==> flow/design.v <==
`timescale 1ns/1ps
  module sbox(
    input [63:0] x0, x1, x2, x3, x4,
    output [63:0] sl0, sl1, sl2, sl3, sl4
    );
            assign sl0 = (x4 & x1) ^ x3 ^ (x2 & x1) ^ x2 ^ (x1 & x0) ^ x1 ^ x0;      
            assign sl1 = x4 ^ (x3 & x2) ^ (x3 & x1) ^ x3 ^ x2 ^ x1 ^ x0 ^ (x2 & x1);
            assign sl2 = (x4 & x3) ^ x4 ^ x2 ^ x1 ^ 64'hffffffffffffffff;               
            assign sl3 = (x4 & x0) ^ (x3 & x0) ^ x4 ^ x3 ^ x2 ^x1 ^ x0;                 
            assign sl4 = (x4 & x1) ^ x4 ^ x3 ^ (x1 & x0) ^ x1;                          
        endmodule
`timescale 1ns / 1ps
module linear_sub(
        input [63:0] x0, x1, x2, x3, x4,
    output [63:0] o0, o1, o2, o3, o4
    );
    assign o0 = x0 ^ ((x0 >> 19) | ((x0 & (1<<19)-1) << (64-19))) ^ ((x0 >> 28) | ((x0 & (1<<28)-1) << (64-28)));
    assign o1 = x1 ^ ((x1 >> 61) | ((x1 & (1<<61)-1) << (64-61))) ^ ((x1 >> 39) | ((x1 & (1<<39)-1) << (64-39)));
    assign o2 = x2 ^ ((x2 >> 1)  | ((x2 & (1<<1)-1) << (64-1)))   ^ ((x2 >> 6)  | ((x2 & (1<<6)-1)  << (64-6)));
    assign o3 = x3 ^ ((x3 >> 10) | ((x3 & (1<<10)-1) << (64-10))) ^ ((x3 >> 17) | ((x3 & (1<<17)-1) << (64-17)));
    assign o4 = x4 ^ ((x4 >> 7)  | ((x4 & (1<<7)-1) << (64-7)))   ^ ((x4 >> 41) | ((x4 & (1<<41)-1) << (64-41)));
endmodule
module RND_Const(
    input  [63:0] x2_in,
    input  [3:0]  rnd,
    input [3:0] rnds,
    output [63:0] x2_out
);
reg [63:0] out_buf;
reg [7:0] rc;
assign x2_out = out_buf;
always @(*) begin
    if(rnds==6)
        rc = 8'h96 - rnd*8'h0F;
    else if(rnds==8)
        rc = 8'hB4 - rnd*8'h0F;
    else
        rc = 8'hF0 - rnd*8'h0F;
    out_buf = x2_in ^ {56'd0, rc};
end
endmodule
`timescale 1ns / 1ps
module Perm(
    input clk,
    input [319:0] S,
    input start,
    input [3:0]rnd_type,
    output reg finish,
    output reg [319:0] S_out
    );
    wire [63:0] x0,x1,x2,x3,x4;
    reg [63:0] x0_t,x1_t,x2_t,x3_t,x4_t;
    reg [3:0] rnd_total,rnd_no;
    always@(posedge clk)begin
    if(start==1)begin
    {x0_t,x1_t,x2_t,x3_t,x4_t}<=S;
    rnd_total<=rnd_type;
    rnd_no<=0;
    finish<=0;
    end
    else if(start!=1 && rnd_no<rnd_total) begin
    x0_t <= x0;
    x1_t <= x1;
    x2_t <= x2;
    x3_t <= x3;
    x4_t <= x4;
    rnd_no<=rnd_no+1;
    end
    else if(rnd_no==rnd_total)begin
    finish<=1;
    S_out<={x0_t,x1_t,x2_t,x3_t,x4_t};
    end
    end
    wire [63:0]a1;
    RND_Const  L1(.rnds(rnd_total),.x2_in(x2_t),.rnd(rnd_no),.x2_out(a1));
    wire [63:0] b0,b1,b2,b3,b4;
    sbox L2(.x0(x0_t),.x1(x1_t),.x2(a1),.x3(x3_t),.x4(x4_t),
            .sl0(b0),.sl1(b1),.sl2(b2),.sl3(b3),.sl4(b4));
    linear_sub L3(.x0(b0),.x1(b1),.x2(b2),.x3(b3),.x4(b4),
            .o0(x0),.o1(x1),.o2(x2),.o3(x3),.o4(x4));
 endmodule           
`timescale 1ns / 1ps
module initialization(
    input [127:0]key,
    input [127:0]nonce,
    input clk,
    input rst,
    input start,
    output reg finish,
    output reg [319:0] state
 );
   reg [319:0]S;
   wire[319:0] perm_out;
   reg [2:0]layer;
   reg perm_start;
   wire perm_done;
   localparam [63:0] IV= 64'h00001000808c0001;
   localparam [3:0] rnd= 4'd12;
   localparam Idle=2'd0;
   localparam Permu=2'd1;
   localparam key_xor =2'd2;
   localparam done =2'd3;
   always@(posedge clk)begin
   if(rst) begin
   layer<= Idle;
   perm_start<=0;
   finish<=0;
   end
   else begin
   case(layer)
       Idle: begin
       if(start) begin
       finish<=0;
       S<={IV,key,nonce};
       perm_start <=1'b1;
       layer<=Permu;
       end
       end
       Permu: begin
       perm_start<=0;
       if(perm_done && !perm_start)begin
       layer<=key_xor;
       S<=perm_out;
       end
       end
       key_xor:begin
       S<=S^{192'b0,key};
       layer<=done;
       end
       done: begin
       state<=S;
       finish<=1;
       layer<=Idle;
       end
       endcase
       end
       end
       Perm P(.clk(clk),.S(S),.start(perm_start),.rnd_type(rnd),.finish(perm_done),.S_out(perm_out));
endmodule
From RTL to reports: initialization --
What the tools print for initialization, step after step. Line numbers count from 1 in the design file above. Library cell names are shortened. A cell with - has no value.
Design: top module initialization, clock clk, standard-cell library sky130hd, library corner tt_025C_1v80

After elaboration --
Counts by Yosys on the flattened word-level netlist (proc, flatten, opt, wreduce; memories kept). Register bits leave out memories and registers merged into their read ports (data or address). Print and check cells are left out. Cells with the same type and inputs are merged into one.
Cells by class: add/sub/neg operators 2, $mul 1, $lt $le $gt $ge 1, eq/ne operators 6, muxes and demuxes 20, bitwise logic cells 60, reduce/logical cells 16
Operators with widths (count):
- bitwise XOR 64 bit | 36
- case mux 320 bit (select 3 bit) | 1
- two-way mux 64 bit | 10
- two-way mux 320 bit | 2
- AND 64 bit | 8
- bitwise XOR 320 x 128 -> 320 bit | 1
- OR 23 x 64 -> 64 bit | 1
- OR 25 x 64 -> 64 bit | 1
- OR 3 x 64 -> 64 bit | 1
- OR 36 x 64 -> 64 bit | 1
- OR 45 x 64 -> 64 bit | 1
- OR 47 x 64 -> 64 bit | 1
- OR 54 x 64 -> 64 bit | 1
- OR 57 x 64 -> 64 bit | 1
- OR 58 x 64 -> 64 bit | 1
- OR 63 x 64 -> 64 bit | 1
- bitwise XOR 64 x 8 -> 64 bit | 1
- inverter 64 bit | 1
- multiplier 4 x 4 -> 8 bit with constant B | 1
- case mux 3 bit (select 4 bit) | 1
- AND reduction 2 bit | 4
- subtractor 8 bit with constant A | 1
- nonzero test 2 bit | 3
- == test 3 x 2 -> 1 bit with constant B | 2
- AND reduction 3 bit | 2
- two-way mux 3 bit | 2
- inequality test 2 bit with constant B | 2
- adder 4 x 1 -> 4 bit with constant B | 1
Other operator kinds: 12; their cells: 17.
Bit counts: flip-flop bits (word level) 1290, bits of input ports 259, output and inout bits 321

Longest topological paths --
Yosys ltp: most cells in a row. Word level: on the elaborated netlist, between registers, memories and ports. Mapped: between sequential cells and ports; inverters and the memories' decode and read muxes count.
Logic depth: word-level depth 16, ABC_AREA 0, gate-level depth with buffers 14, mapped depth without buffers 14

Netlist --
The flow's flattened synthesis, as Yosys stat reports it; memories are mapped. The netlist is that of the ABC_AREA named above (0 if unset); the other value can give another one.
Synthesis totals: standard cells after synthesis 4439, chip area (Yosys) 61595.3 sq um, sequential area 38657.1 sq um, flip-flops 1291
Cell types (count):
- edfxtp_1 | 1280
- xnor2_1 | 903
- xor2_1 | 354
- mux2_2 | 218
- nand2_1 | 490
- o21ai_0 | 232
- a22o_1 | 128
- a22oi_1 | 128
- nor2b_1 | 115
- nor3_1 | 114
- clkbuf_1 | 127
- and2_1 | 65
- and3_1 | 57
- xnor2_2 | 19
- nor2_1 | 79
- xnor3_1 | 13
- ha_1 | 20
- dfxtp_1 | 11
Other cell types: 23; their cells: 86. By module: a second synthesis without flattening, with its own total; a netlist apart from the flattened one above.
Unflattened totals: cell total of the unflattened synthesis 4152, area total of the unflattened synthesis 65725.5 sq um
Each row is one instance without its submodules.
By module:
- initialization | times used 1, cells 1503, area 24663.7 sq um, sequential area 19338.5 sq um
- Perm | times used 1, cells 1039, area 23691.5 sq um, sequential area 19438.6 sq um
- sbox | times used 1, cells 1152, area 8559.5 sq um, sequential area 0.0 sq um
- linear_sub | times used 1, cells 320, area 7689.9 sq um, sequential area 0.0 sq um
- RND_Const | times used 1, cells 138, area 1121.1 sq um, sequential area 0.0 sq um

Path before layout --
Path of least setup slack by OpenSTA after synthesis, without wires, with an ideal clock, recovery checks aside; 20% of the period is set as input and as output delay. Where synthesis merged equal registers, the netlist keeps one of their names.
Timing post-synthesis: kind register -> register, from register perm_start, to register P.S_out[0], period 5.0 ns, library setup time 4.375 ns, time at the first pin 0.000 ns, arrival time 39.731 ns, data required time 0.625 ns, slack -39.106 ns, path delay 44.106 ns, stages 6, buffers on the path 3, synthesis period reached 44.106 ns
"path delay" = arrival - input delay + setup time. "stages" counts driving pins, that of a launching flip-flop among them; a cell with two outputs on the path counts twice. "synthesis period reached" = period - worst setup slack (recovery checks aside). The figure is calculated, with input and output delays left at 20% of the set period. Between the ends stands the longest chain of elaborated cells between them, by number of cells; it is not shown to be the way that was timed. Of several equally long chains one is given. Each line given opens the expression or statement behind the cell; cells for indexed reads and writes are added by Yosys, which also makes memories of some case tables. At most two assigning lines are given for a register; there are more.
On the way, post-synthesis: path through dfxtp_1 > clkbuf_1 > clkbuf_1 > clkbuf_1 > nand2b_1 > nor2_1, cells in the longest elaborated chain 4, elaborated cells between the ends (all ways) 4, source lines of those cells 1, classes of those cells logic (2); reduce/logical (2)
RTL lines, path post-synthesis:
- start, declared | line 95 | reg perm_start;
- start, assigned | line 106 | perm_start<=0;
- start, assigned | line 115 | perm_start <=1'b1;
- inverter 1 bit | line 61 | else if(start!=1 && rnd_no<rnd_total) begin
- logical AND 1 bit | line 61
- inverter 1 bit
- AND reduction 3 bit
- end, assigned | line 71 | S_out<={x0_t,x1_t,x2_t,x3_t,x4_t};
- end, declared | line 49 | output reg [319:0] S_out

Worst path after layout --
Path of least setup slack in the final report of run 1 (OpenROAD, finished layout, wires in). Where an end is a register, its clock arrival counts in the times.
Timing after layout: kind register -> register, from register P.rnd_no[1], to register P.x2_t[4], period 4.25 ns, library setup time 0.29 ns, time at the first pin 0.75 ns, arrival time 4.41 ns, data required time 4.71 ns, slack 0.30 ns, stages 13, buffers on the path 0
Between the ends stands the longest chain of elaborated cells between them, by number of cells; it is not shown to be the way that was timed. Of several equally long chains one is given. The path ends at the data pin of a flip-flop with enable; ways to the enable are not counted.
On the way, after layout: path through dfxtp_1 > inv_1 > fa_1 > ha_1 > inv_1 > ha_1 > fa_1 > xnor3_2 > xnor2_2 > xnor2_2 > xor2_1 > xnor2_1 > o21ai_0, cells in the longest elaborated chain 11, elaborated cells between the ends (all ways) 13, classes of those cells add/sub (1); mul (1); compare (1); mux (2); logic (7); reduce/logical (1)
RTL lines, path after layout:
- start, declared | line 53 | reg [3:0] rnd_total,rnd_no;
- start, assigned | line 58 | rnd_no<=0;
- start, assigned | line 67 | rnd_no<=rnd_no+1;
- multiplier 4 x 4 -> 8 bit | line 38 | rc = 8'hF0 - rnd*8'h0F;
- subtractor 8 bit | line 38
- bitwise XOR 64 x 8 -> 64 bit | line 39 | out_buf = x2_in ^ {56'd0, rc};
- bitwise XOR 64 bit x2 | line 8 | assign sl2 = (x4 & x3) ^ x4 ^ x2 ^ x1 ^ 64'hffffffffffffffff;
- inverter 64 bit
- OR 63 x 64 -> 64 bit | line 19 | assign o2 = x2 ^ ((x2 >> 1)  | ((x2 & (1<<1)-1) << (64-1)))   ^ ((x2 >> 6)  | ((x2 & (1<<6)-1)  << (64-6)));
- bitwise XOR 64 bit x2 | line 19
- two-way mux 64 bit | line 61 | else if(start!=1 && rnd_no<rnd_total) begin
- two-way mux 64 bit | line 55 | if(start==1)begin
- end, assigned | line 64 | x2_t <= x2;
- end, declared | line 52 | reg [63:0] x0_t,x1_t,x2_t,x3_t,x4_t;

Top module initialization; platform sky130hd; tools Yosys and OpenROAD; 3 stored runs in no particular order. Input and output delays are each 20% of the period that was set; the output load is 0.01 pF.
By "period reached" is meant the clock period of the run minus its worst setup slack. This is arithmetic on one report: input and output delays are still those of the set period (20% each).
"time used up by the worst setup path" = time allowed to the worst setup path (clock period - input delay - output delay, where it has them) - its slack; a late launch clock adds to it, a late capture clock takes from it.

[run 1] flow files
==> flow/run.sh <==
#!/bin/bash
# the make line also repeats the synthesis and layout settings of config.mk as NAME=value (left out here)
make -C /OpenROAD-flow-scripts/flow DESIGN_CONFIG=/design/flow/config.mk WORK_HOME=/design/flow/orfs CLKGATE_MAP_FILE= finish
==> flow/config.mk <==
export PLATFORM = sky130hd
export DESIGN_NAME = initialization
export DESIGN_NICKNAME = initialization
export VERILOG_FILES = /design/flow/design.v
export SDC_FILE = /design/flow/constraint.sdc
export NUM_CORES = 4
export LEC_CHECK = 0
export CAP_MARGIN = 20
export CORE_MARGIN = 2
export CORE_UTILIZATION = 55
export SLEW_MARGIN = 20
==> flow/constraint.sdc <==
create_clock -name core_clock -period 4.25 [get_ports {clk}]
set_input_delay 0.8500 -clock core_clock [delete_from_list [all_inputs] [get_ports {clk}]]
set_output_delay 0.8500 -clock core_clock [all_outputs]
set_load 0.01 [all_outputs]

[run 1] result: setup slack of the critical path 0.300 ns; die area 114684.0 sq um; chip area after synthesis (Yosys) 61595.3 sq um; post-layout utilization 0.671; standard-cell area after layout 74328.8 sq um; total negative slack on setup checks 0.000 ns; worst hold slack in the final report 0.446 ns; period reached 3.950 ns; time used up by the worst setup path 3.95 ns; kind of the worst setup path register -> register

[run 2] flow files
==> flow/run.sh <==
#!/bin/bash
# the make line also repeats the synthesis and layout settings of config.mk as NAME=value (left out here)
make -C /OpenROAD-flow-scripts/flow DESIGN_CONFIG=/design/flow/config.mk WORK_HOME=/design/flow/orfs CLKGATE_MAP_FILE= finish
==> flow/config.mk <==
export PLATFORM = sky130hd
export DESIGN_NAME = initialization
export DESIGN_NICKNAME = initialization
export VERILOG_FILES = /design/flow/design.v
export SDC_FILE = /design/flow/constraint.sdc
export NUM_CORES = 4
export LEC_CHECK = 0
export ABC_AREA = 0
export CAP_MARGIN = 20
export CELL_PAD_IN_SITES_DETAIL_PLACEMENT = 2
export CORE_ASPECT_RATIO = 1.07
export CORE_MARGIN = 3
export CORE_UTILIZATION = 25
export CTS_CLUSTER_DIAMETER = 352
export CTS_CLUSTER_SIZE = 37
export GPL_ROUTABILITY_DRIVEN = 0
export GPL_TIMING_DRIVEN = 0
export MAX_ROUTING_LAYER = met4
export MIN_ROUTING_LAYER = met2
export SETUP_SLACK_MARGIN = -0.22
export SLEW_MARGIN = 40
export TNS_END_PERCENT = 35
==> flow/constraint.sdc <==
create_clock -name core_clock -period 4.51 [get_ports {clk}]
set_input_delay 0.9020 -clock core_clock [delete_from_list [all_inputs] [get_ports {clk}]]
set_output_delay 0.9020 -clock core_clock [all_outputs]
set_load 0.01 [all_outputs]

[run 2] result: incomplete, routing halted on GRT-0116

[run 3] flow files
==> flow/run.sh <==
#!/bin/bash
# the make line also repeats the synthesis and layout settings of config.mk as NAME=value (left out here)
make -C /OpenROAD-flow-scripts/flow DESIGN_CONFIG=/design/flow/config.mk WORK_HOME=/design/flow/orfs CLKGATE_MAP_FILE= finish
==> flow/config.mk <==
export PLATFORM = sky130hd
export DESIGN_NAME = initialization
export DESIGN_NICKNAME = initialization
export VERILOG_FILES = /design/flow/design.v
export SDC_FILE = /design/flow/constraint.sdc
export NUM_CORES = 4
export LEC_CHECK = 0
export ABC_AREA = 0
export CAP_MARGIN = 20
export CELL_PAD_IN_SITES_DETAIL_PLACEMENT = 2
export CORE_ASPECT_RATIO = 1.07
export CORE_MARGIN = 3
export CORE_UTILIZATION = 25
export CTS_CLUSTER_DIAMETER = 352
export CTS_CLUSTER_SIZE = 82
export MAX_ROUTING_LAYER = met4
export MIN_ROUTING_LAYER = met2
export SETUP_SLACK_MARGIN = -0.22
export SLEW_MARGIN = 20
export TNS_END_PERCENT = 35
==> flow/constraint.sdc <==
create_clock -name core_clock -period 3.08 [get_ports {clk}]
set_input_delay 0.6160 -clock core_clock [delete_from_list [all_inputs] [get_ports {clk}]]
set_output_delay 0.6160 -clock core_clock [all_outputs]
set_load 0.01 [all_outputs]

[run 3] result: setup slack of the critical path -0.414 ns; die area 252375.0 sq um; chip area after synthesis (Yosys) 61595.3 sq um; post-layout utilization 0.313; standard-cell area after layout 76243.1 sq um; total negative slack on setup checks -10.820 ns; worst hold slack in the final report 0.398 ns; period reached 3.494 ns; time used up by the worst setup path 3.49 ns; kind of the worst setup path register -> register
